==> flow/design.v <==
module fa(
    input a,
    input b,
    input cin,
    output s,
    output cout
);
    assign s = a ^ b  ^ cin;
    assign cout = (a & b) ^ (cin & (a ^ b));
endmodule
module ha(
    input a,
    input b,
    output s,
    output cout
);
    assign s = a ^ b;
    assign cout = a & b;
endmodule
module basic_unit_ha_and(
    input in_x,
    input in_a,
    input in_b,
    output s,
    output cout
);
    wire in_y;
    assign in_y = in_a & in_b;
    assign s = in_x ^ in_y;
    assign cout = in_x & in_y;
endmodule
module basic_unit_fa_and(
    input in_x,
    input in_a,
    input in_b,
    input cin,
    output s,
    output cout
);
    wire in_y;
    assign in_y = in_a & in_b;
    assign s = in_x ^ in_y ^ cin;
    assign cout = (in_x & in_y) ^ (cin & (in_x ^ in_y));
endmodule
module adder_16bit(
    input   [15:0] a,
    input   [15:0] b,
    output  [15:0] out
);
    wire [15:0] s;
    wire [15:0] cout;
    ha i_ha_0 (.a(a[0]), .b(b[0]), .s(s[0]), .cout(cout[0]));
    generate 
        genvar i_adder;
        for(i_adder=1; i_adder<16; i_adder=i_adder+1) begin: adder_for_bits
            fa i_fa (.a(a[i_adder]), .b(b[i_adder]), .cin(cout[i_adder-1]), .s(s[i_adder]), .cout(cout[i_adder]));
        end
    endgenerate
    assign out[15:0] = s[15:0];
endmodule
module lut(
    input [3:0] index,
    output reg [15:0] ei_radian,
    output reg [15:0] tanei
);
    always@(*)
    begin
        case(index)
        4'b0000: begin
            ei_radian = 16'b0000000000000000;
            tanei = 16'h0000;
        end
        4'b0001: begin
            ei_radian = 16'b0110010010000111;
            tanei = 16'h8000;
        end
        4'b0010: begin
            ei_radian = 16'b0011101101011000;
            tanei = 16'h4000;
        end
        4'b0011: begin
            ei_radian = 16'b0001111101011011;
            tanei = 16'h2000;
        end
        4'b0100: begin
            ei_radian = 16'b0000111111101010;
            tanei = 16'h1000;
        end
        4'b0101: begin
            ei_radian = 16'b0000011111111101;
            tanei = 16'h0800;
        end
        4'b0110: begin
            ei_radian = 16'b0000001111111111;
            tanei = 16'h0400;
        end
        4'b0111: begin
            ei_radian = 16'b0000000111111111;
            tanei = 16'h0200;
        end
        4'b1000: begin
            ei_radian = 16'b0000000011111111;
            tanei = 16'h0100;
        end
        4'b1001: begin
            ei_radian = 16'b0000000001111111;
            tanei = 16'h0080;
        end
        4'b1010: begin
            ei_radian = 16'b0000000000111111;
            tanei = 16'h0040;
        end
        4'b1011: begin
            ei_radian = 16'b0000000000011111;
            tanei = 16'h0020;
        end
        4'b1100: begin
            ei_radian = 16'b0000000000001111;
            tanei = 16'h0010;
        end
        4'b1101: begin
            ei_radian = 16'b0000000000000111;
            tanei = 16'h0008;
        end
        4'b1110: begin
            ei_radian = 16'b0000000000000011;
            tanei = 16'h0004;
        end
        4'b1110: begin
            ei_radian = 16'b0000000000000001;
            tanei = 16'h0002;
        end
        default: begin
            ei_radian = 16'b0000000000000000;
            tanei = 16'h0000;
        end
        endcase
    end
endmodule
module add_or_sub_unit(
    input neg,
    input [15:0] ei_radian,
    input [15:0] inner_angle,
    output [15:0] new_inner_angle
);
    wire [15:0] signed_ei_radian;
    assign signed_ei_radian = neg ? {{~{ei_radian}+1}} : ei_radian;
    adder_16bit i_adder_16b_0 (.a(signed_ei_radian), .b(inner_angle), .out(new_inner_angle));
endmodule
module unsigned_unit_first_line(
    input [15:0] in_a,
    input  in_b,
    output [15:0] s
);
    generate
        genvar i_and;
        for(i_and=0;i_and<16;i_and=i_and+1) begin: unsigned_unit_second_line_generate
            assign s[i_and] = in_a[i_and] & in_b;
        end
    endgenerate
endmodule
module unsigned_unit_second_line(
    input [15:0] in_x,
    input [15:0] in_a,
    input  in_b,
    output [15:0] s,
    output [15:0] cout
);
    generate
        genvar i_buh;
        for(i_buh=0;i_buh<16;i_buh=i_buh+1) begin: unsigned_unit_second_line_generate
            basic_unit_ha_and   i_buha  (.in_x(in_x[i_buh]), .in_a(in_a[i_buh]), .in_b(in_b), .s(s[i_buh]), .cout(cout[i_buh]));
        end
    endgenerate
endmodule
module unsigned_unit_line(
    input [15:0] in_x,
    input [15:0] in_a,
    input  in_b,
    input [15:0] cin,
    output [15:0] s,
    output [15:0] cout
);
    generate
        genvar i_buf;
        for(i_buf=0;i_buf<16;i_buf=i_buf+1) begin: unsigned_unit_second_line_generate
            basic_unit_fa_and   i_bufa  (.in_x(in_x[i_buf]), .in_a(in_a[i_buf]), .in_b(in_b), .cin(cin[i_buf]), .s(s[i_buf]), .cout(cout[i_buf]));
        end
    endgenerate
endmodule
module multiply_and_add_unit(
    input [15:0] in,
    input [15:0] a,
    input [15:0] b,
    input neg,
    output [15:0] out
);
    wire [15:0] s_line [15:0];
    wire [15:0] cout_line [15:1];
    unsigned_unit_first_line    i_bul_0 (.in_a(a), .in_b(b[0]), .s(s_line[0]));
    unsigned_unit_second_line   i_bul_1 (.in_x({1'b0, s_line[0][15:1]}), .in_a(a), .in_b(b[1]), .s(s_line[1]), .cout(cout_line[1]));
    unsigned_unit_line          i_bul_2 (.in_x({1'b0, s_line[1][15:1]}), .in_a(a), .in_b(b[2]), .cin(cout_line[1]), .s(s_line[2]), .cout(cout_line[2]));
    generate
        genvar i_bul_mac;
        for(i_bul_mac=2;i_bul_mac<16;i_bul_mac=i_bul_mac+1) begin: unsigned_unit_line_generate
            unsigned_unit_line  i_bul_mac_unit (.in_x({1'b0, s_line[i_bul_mac-1][15:1]}), .in_a(a), .in_b(b[i_bul_mac]), .cin(cout_line[i_bul_mac-1]), .s(s_line[i_bul_mac]), .cout(cout_line[i_bul_mac]));
        end
    endgenerate
    wire [31:0] product_32b;
    generate
        genvar i_s;
        for(i_s=0;i_s<16;i_s=i_s+1) begin: unsigned_output_low_generate
            assign product_32b[i_s] = s_line[i_s][0];
        end
    endgenerate
    adder_16bit i_adder_16b_0 (.a({s_line[15][15:0]}), .b(cout_line[15]), .out(product_32b[31:16]));
    wire [15:0] pos_or_neg;
    assign pos_or_neg = neg ? {{~{product_32b[31:16]}+1}} : {product_32b[31:16]};
    adder_16bit i_adder_16b_1 (.a(in), .b(pos_or_neg), .out(out));
endmodule
module cordic (
    input clk,
    input rst_n,
    input start,
    input [15:0] angle,
    output reg [15:0] cos,
    output reg [15:0] sin
);
    reg [15:0] sampled_angle;
    reg [15:0] inner_angle;
    reg working;
    reg [3:0] state;
    wire [15:0] ei_radian;
    wire [15:0] tanei;
    wire [15:0] new_inner_angle;
    wire [15:0] new_sin;
    wire [15:0] new_cos;
    wire neg;
    always@(posedge clk or negedge rst_n) begin
        if (!rst_n == 1'b1) begin
            sampled_angle <= 16'b0;
        end
        else begin
            if (start == 1'b1) begin
                sampled_angle <= angle;
            end
            else begin
                sampled_angle <= sampled_angle;
            end
        end
    end
    always@(posedge clk or negedge rst_n) begin
        if (!rst_n == 1'b1) begin
            inner_angle <= 16'b0;
        end
        else begin
            if (start == 1'b1) begin
                inner_angle <= 16'b0;
            end
            else begin
                inner_angle <= new_inner_angle;
            end
        end
    end
    always@(posedge clk or negedge rst_n) begin
        if (!rst_n == 1'b1) begin
            working <= 1'b0;
        end
        else begin
            if (start == 1'b1) begin
                working <= 1'b1;
            end
            else begin
                if (state == 4'b1111) begin
                    working <= 1'b0;
                end
                else begin
                    working <= working;
                end
            end
        end
    end
    always@(posedge clk or negedge rst_n) begin
        if (!rst_n == 1'b1) begin
            state <= 4'b0;
        end
        else begin
            if (start == 1'b1) begin
                state <= 4'b0;
            end
            else begin
                if (working == 1'b0) begin
                    state <= 4'b0;
                end
                else begin
                    state <= state + 1;
                end
            end
        end
    end
    always@(posedge clk or negedge rst_n) begin
        if (!rst_n == 1'b1) begin
            sin <= 16'b0;
        end
        else begin
            if (start == 1'b1) begin
                sin <= 16'b0;
            end
            else begin
                if (working == 1'b0) begin
                    sin <= sin;
                end
                else begin
                    sin <= new_sin;
                end
            end
        end
    end
    always@(posedge clk or negedge rst_n) begin
        if (!rst_n == 1'b1) begin
            cos <= 16'b0;
        end
        else begin
            if (start == 1'b1) begin
                cos <= 16'b0100110110111010;
            end
            else begin
                if (working == 1'b0) begin
                    cos <= cos;
                end
                else begin
                    cos <= new_cos;
                end
            end
        end
    end
    lut i_lut_0 (.index(state), .ei_radian(ei_radian),  .tanei(tanei));
    assign neg = (inner_angle <= sampled_angle) ? 0 : 1;
    add_or_sub_unit i_aoru (.neg(neg), .ei_radian(ei_radian), .inner_angle(inner_angle), .new_inner_angle(new_inner_angle));
    multiply_and_add_unit i_mac_cos (.in(cos), .a(tanei), .b(sin), .neg(~neg), .out(new_cos));
    multiply_and_add_unit i_mac_sin (.in(sin), .a(tanei), .b(cos), .neg(neg), .out(new_sin));
endmodule
## Step by step through the tools: cordic

Tool output for the design above, in the order of the flow.
Lines are those of the file above, counted from 1.
Cell names lack the library's common part.
Not given: n/a

- Top: cordic
- Clock port: clk
- Standard-cell library: sky130hd
- Corner: tt_025C_1v80

## Word-level counts

Counts by Yosys on the flattened word-level netlist (proc, flatten, opt, wreduce; memories kept). Register bits leave out memories and registers merged into their read ports (data or address). Print and check cells are left out.
Yosys's memory passes give these memory sizes; they may raise the number of words (mostly to a power of two), join words into wider ones and drop unused or constant bits.

- Register bits: 69
- Bits in latches: 0
- Bits in writable memories: 0
- Memory bits (read-only): 464
- Clocked read ports x word width: 0
- Memories: 1
- Input bits: 19
- Output and inout port bits: 32

- Add/sub/neg operators: 4
- $mul: 0
- Div/mod/pow operators: 0
- $lt $le $gt $ge: 1
- Equality and inequality tests: 1
- Shift operators: 0
- Mux-type cells: 13
- Bitwise logic cells: 3013
- Reduce/logical cells: 2

Memories:

| name | depth | bits a word | read ports | write ports | RTL line | text |
|---|---|---|---|---|---|---|
| (name not given) | 16 | 29 | 1 | 0 | 68 | `case(index)` |

Operator list:

| cell | count |
|---|---|
| XOR 1 bit | 1485 |
| AND 1 bit | 1463 |
| two-way mux 16 bit | 8 |
| AND 1 bit (first input constant) | 62 |
| adder 16 x 1 -> 16 bit (second input constant) | 3 |
| inverter 16 bit | 3 |
| less-or-equal comparator 16 bit | 1 |
| two-way mux 4 bit | 2 |
| nonzero test 2 bit | 2 |
| adder 4 x 1 -> 4 bit (second input constant) | 1 |
| equality test 4 bit (second input constant) | 1 |
| two-way mux 1 bit | 3 |

## Depth

Yosys ltp: most cells in a row. Word level: on the elaborated netlist, between registers, memories and ports. Mapped: between sequential cells and ports; inverters and the memories' decode and read muxes count.

- Depth in word-level cells: 96
- ABC_AREA: 0
- Depth in mapped cells: 57

## Netlist

The flow's flattened synthesis, as Yosys stat reports it; memories are mapped. The netlist is that of the ABC_AREA named above (0 if unset); the other value can give another one.
Totals and module areas in this step are rounded.

Cells by type:

| cell type | count | total area (um2) |
|---|---|---|
| fa_1 | 408 | 8.17E+03 |
| dfrtp_1 | 69 | 1.73E+03 |
| and3_1 | 233 | 1.46E+03 |
| ha_1 | 79 | 988.448 |
| and2_1 | 125 | 782 |
| inv_1 | 201 | 754.474 |
| nand2_1 | 150 | 563.04 |
| clkbuf_1 | 121 | 454.186 |
| mux2i_1 | 26 | 260.25 |
| buf_4 | 32 | 240.23 |
| nor2_1 | 63 | 236.477 |
| xor2_1 | 27 | 236.477 |
| xnor2_1 | 23 | 201.443 |
| o21ai_0 | 40 | 200.192 |
| nand2b_1 | 21 | 131.376 |
| nor2b_1 | 21 | 131.376 |
| a21oi_1 | 18 | 90.086 |
| nand3_1 | 12 | 60.058 |

Not listed: further types 39, cells in them 103.

- Standard cells after synthesis: 1772
- Chip area (Yosys): 17500 um2
- Sequential part of the area: 1730 um2
- Mapped flip-flops: 69
- Buffers: 159

## Timing after synthesis

OpenSTA on the mapped netlist: ideal clock, no wires. The path of least setup slack (recovery checks aside). Input and output delay are each 20% of the period. Register names are those of the netlist, which keeps one name where synthesis merged equal registers.

- Kind: flip-flop to flip-flop
- From: register state[1]
- To: register sin[15]
- Period: 16000 ps
- Setup time: 125 ps
- Time at the first pin: 0 ps
- Arrival: 15288 ps
- Required time: 15875 ps
- Slack: 587 ps
- Delay of the path: 15413 ps
- Stages on the path: 46
- Synthesis period reached: 15413 ps

"delay of the path" is the arrival time less input delay plus setup time.
"stages on the path": output pins that drive a net of the path, with the launching flip-flop's if there is one; two outputs of one cell count as two.
"synthesis period reached" = period - worst setup slack (recovery checks aside). The figure is calculated, with input and output delays left at 20% of the set period.
The rows between start and end are the longest chain of elaborated cells between them; the timing report does not say that the signal goes this way. Where chains are equally long, one stands for them.
A line is the first line of the expression or statement that the cell stems from. Yosys adds cells for indexed reads and writes and turns some case tables into memories.
A memory read counts as a cell of the chain, while the word-level depth stops at memories.
At most two assigning lines are given for a register; there are more.

- Path through: dfrtp_1 clkbuf_1 inv_1 ha_1 clkbuf_1 clkbuf_1 and3_1 ha_1 fa_1 fa_1 fa_1 fa_1 fa_1 fa_1 fa_1 fa_1 fa_1 fa_1 [10 not listed] fa_1 fa_1 fa_1 fa_1 fa_1 fa_1 fa_1 fa_1 fa_1 inv_1 fa_1 inv_1 fa_1 xor2_1 xnor2_1 or3_1 a21oi_1 mux2_2
- Cells in the longest elaborated chain: 69
- Elaborated cells on any way between the ends: 1427
- Classes of those cells: add/sub: 1; mux: 3; logic: 1422; memory: 1

Ends and longest elaborated chain, after synthesis:

| element | RTL line | text |
|---|---|---|
| start, declared | 232 | `reg [3:0] state;` |
| start, assigned | 285 | `state <= 4'b0;` |
| start, assigned | 296 | `state <= state + 1;` |
| memory (16 x 29 bit) | 68 | `case(index)` |
| AND 1 bit | 158 | `assign s[i_and] = in_a[i_and] & in_b;` |
| XOR 1 bit | 29 | `assign s = in_x ^ in_y;` |
| XOR 1 bit | 43 | `assign cout = (in_x & in_y) ^ (cin & (in_x ^ in_y));` |
| AND 1 bit | 43 |  |
| XOR 1 bit | 43 |  |
| AND 1 bit | 43 |  |
| [54 not listed] | n/a |  |
| XOR 1 bit | 8 | `assign s = a ^ b  ^ cin;` |
| inverter 16 bit | 218 |  |
| adder 16 x 1 -> 16 bit | 218 |  |
| two-way mux 16 bit | 218 |  |
| XOR 1 bit (2 in a row) | 8 |  |
| two-way mux 16 bit | 310 | `if (working == 1'b0) begin` |
| two-way mux 16 bit | 306 | `if (start == 1'b1) begin` |
| end, assigned | 311 | `sin <= sin;` |
| end, assigned | 314 | `sin <= new_sin;` |
| end, declared | 227 | `output reg [15:0] sin` |

## Timing after layout

Path of least setup slack in the final report of flow run A (OpenROAD, finished layout, wires in). Where an end is a register, its clock arrival counts in the times.
The report prints the path's times to 10 ps; the period is as set.

- Kind: flip-flop to flip-flop
- From: register state[2]
- To: register sin[15]
- Period: 22200 ps
- Setup time: 120 ps
- Time at the first pin: 360 ps
- Arrival: 17590 ps
- Required time: 22450 ps
- Slack: 4860 ps
- Stages on the path: 49

The rows between start and end are the longest chain of elaborated cells between them; the timing report does not say that the signal goes this way. Where chains are equally long, one stands for them.
A memory read counts as a cell of the chain, while the word-level depth stops at memories.
At most two assigning lines are given for a register; there are more.

- Path through: dfrtp_1 inv_1 ha_1 buf_4 nor2b_2 buf_4 and2_1 ha_1 fa_1 fa_1 fa_1 fa_1 fa_1 fa_1 fa_1 fa_1 fa_1 fa_1 [13 not listed] fa_1 fa_1 nor4_1 nor2_1 xor2_1 fa_1 fa_1 fa_1 fa_1 inv_1 fa_1 inv_1 fa_1 xor2_1 xnor2_1 or3_1 a21oi_1 mux2_2
- Cells in the longest elaborated chain: 69
- Elaborated cells on any way between the ends: 1427
- Classes of those cells: add/sub: 1; mux: 3; logic: 1422; memory: 1

Ends and longest elaborated chain, after layout:

| element | RTL line | text |
|---|---|---|
| start, declared | 232 | `reg [3:0] state;` |
| start, assigned | 285 | `state <= 4'b0;` |
| start, assigned | 296 | `state <= state + 1;` |
| memory (16 x 29 bit) | 68 | `case(index)` |
| AND 1 bit | 158 | `assign s[i_and] = in_a[i_and] & in_b;` |
| XOR 1 bit | 29 | `assign s = in_x ^ in_y;` |
| XOR 1 bit | 43 | `assign cout = (in_x & in_y) ^ (cin & (in_x ^ in_y));` |
| AND 1 bit | 43 |  |
| XOR 1 bit | 43 |  |
| AND 1 bit | 43 |  |
| [54 not listed] | n/a |  |
| XOR 1 bit | 8 | `assign s = a ^ b  ^ cin;` |
| inverter 16 bit | 218 |  |
| adder 16 x 1 -> 16 bit | 218 |  |
| two-way mux 16 bit | 218 |  |
| XOR 1 bit (2 in a row) | 8 |  |
| two-way mux 16 bit | 310 | `if (working == 1'b0) begin` |
| two-way mux 16 bit | 306 | `if (start == 1'b1) begin` |
| end, assigned | 311 | `sin <= sin;` |
| end, assigned | 314 | `sin <= new_sin;` |
| end, declared | 227 | `output reg [15:0] sin` |

Memo
Re: implementation data of cordic

Record of 4 stored runs of the RTL-to-layout flow on cordic, platform sky130hd. The runs are unordered. Constraints: input delay and output delay 20% of the set period each, output load 0.01 pF.
"achieved period": clock period set for the run, less the worst setup slack. It is reckoned from that one timing run; input and output delays stay at 20% of the period that was set.
"time of the worst setup path" means the part of the period allowed to the worst setup path (the constraints hold back 20% at inputs and 20% at outputs) less its slack; where the path has registers, the arrival times of their clocks count too.
"total design power" is the tool's figure for a default switching activity; nothing was simulated.
"time of the worst setup path" is given in steps of 10 ps.
Results are given in rounded form.

### Flow run A

Settings: `CELL_PAD_IN_SITES_DETAIL_PLACEMENT=1`, `CORE_ASPECT_RATIO=1.94`, `CORE_MARGIN=10`, `CORE_UTILIZATION=21`, `MIN_ROUTING_LAYER=met1`, `PLACE_DENSITY=0.85`, `SETUP_SLACK_MARGIN=4.29`, `TNS_END_PERCENT=30`, `period_ns=22.2`, `CAP_MARGIN=20`, `SLEW_MARGIN=20`

- Area of the synthesized netlist: 17500 um2
- Die area: 95800 um2
- Standard-cell area after layout: 19100 um2
- Utilization in the final report: 23.0 %
- Worst setup slack after layout: 4860 ps
- Final setup TNS: 0 ps
- Worst-case hold slack: 546 ps
- Total design power: 1500 µW
- Achieved period: 17338 ps
- Time of the worst setup path: 17340 ps
- Critical path type: flip-flop to flip-flop

### Flow run B

Settings: `CAP_MARGIN=30`, `CORE_ASPECT_RATIO=1.45`, `CORE_UTILIZATION=40`, `GPL_ROUTABILITY_DRIVEN=0`, `GPL_TIMING_DRIVEN=0`, `HOLD_SLACK_MARGIN=0.11`, `MAX_ROUTING_LAYER=met5`, `MIN_ROUTING_LAYER=met2`, `SETUP_SLACK_MARGIN=1.09`, `period_ns=16.0`, `CORE_MARGIN=2`, `SLEW_MARGIN=20`

- Area of the synthesized netlist: 17500 um2
- Die area: 45400 um2
- Standard-cell area after layout: 20200 um2
- Utilization in the final report: 46.8 %
- Worst setup slack after layout: 872 ps
- Final setup TNS: 0 ps
- Worst-case hold slack: 534 ps
- Total design power: 2280 µW
- Achieved period: 15128 ps
- Time of the worst setup path: 15130 ps
- Critical path type: flip-flop to flip-flop

### Flow run C

Settings: `CAP_MARGIN=5`, `CELL_PAD_IN_SITES_DETAIL_PLACEMENT=0`, `CORE_ASPECT_RATIO=0.82`, `CORE_MARGIN=9`, `CORE_UTILIZATION=22`, `CTS_CLUSTER_DIAMETER=197`, `CTS_CLUSTER_SIZE=18`, `GPL_ROUTABILITY_DRIVEN=1`, `GPL_TIMING_DRIVEN=0`, `MAX_ROUTING_LAYER=met4`, `MIN_ROUTING_LAYER=met2`, `PLACE_DENSITY_LB_ADDON=0.25`, `SETUP_SLACK_MARGIN=1.16`, `SLEW_MARGIN=15`, `period_ns=15.8`

- Area of the synthesized netlist: 17500 um2
- Die area: 90000 um2
- Standard-cell area after layout: 21100 um2
- Utilization in the final report: 26.8 %
- Worst setup slack after layout: 507 ps
- Final setup TNS: 0 ps
- Worst-case hold slack: 531 ps
- Total design power: 2330 µW
- Achieved period: 15293 ps
- Time of the worst setup path: 15290 ps
- Critical path type: flip-flop to flip-flop

### Flow run D

Settings: `CAP_MARGIN=5`, `CELL_PAD_IN_SITES_DETAIL_PLACEMENT=0`, `CELL_PAD_IN_SITES_GLOBAL_PLACEMENT=3`, `CORE_ASPECT_RATIO=0.82`, `CORE_MARGIN=9`, `CORE_UTILIZATION=22`, `CTS_CLUSTER_DIAMETER=197`, `CTS_CLUSTER_SIZE=91`, `GPL_ROUTABILITY_DRIVEN=1`, `GPL_TIMING_DRIVEN=0`, `MAX_ROUTING_LAYER=met4`, `MIN_ROUTING_LAYER=met2`, `SETUP_SLACK_MARGIN=1.16`, `SLEW_MARGIN=15`, `period_ns=15.8`

- Area of the synthesized netlist: 17500 um2
- Die area: 90000 um2
- Standard-cell area after layout: 21200 um2
- Utilization in the final report: 27.0 %
- Worst setup slack after layout: 879 ps
- Final setup TNS: 0 ps
- Worst-case hold slack: 537 ps
- Total design power: 2320 µW
- Achieved period: 14921 ps
- Time of the worst setup path: 14920 ps
- Critical path type: flip-flop to flip-flop
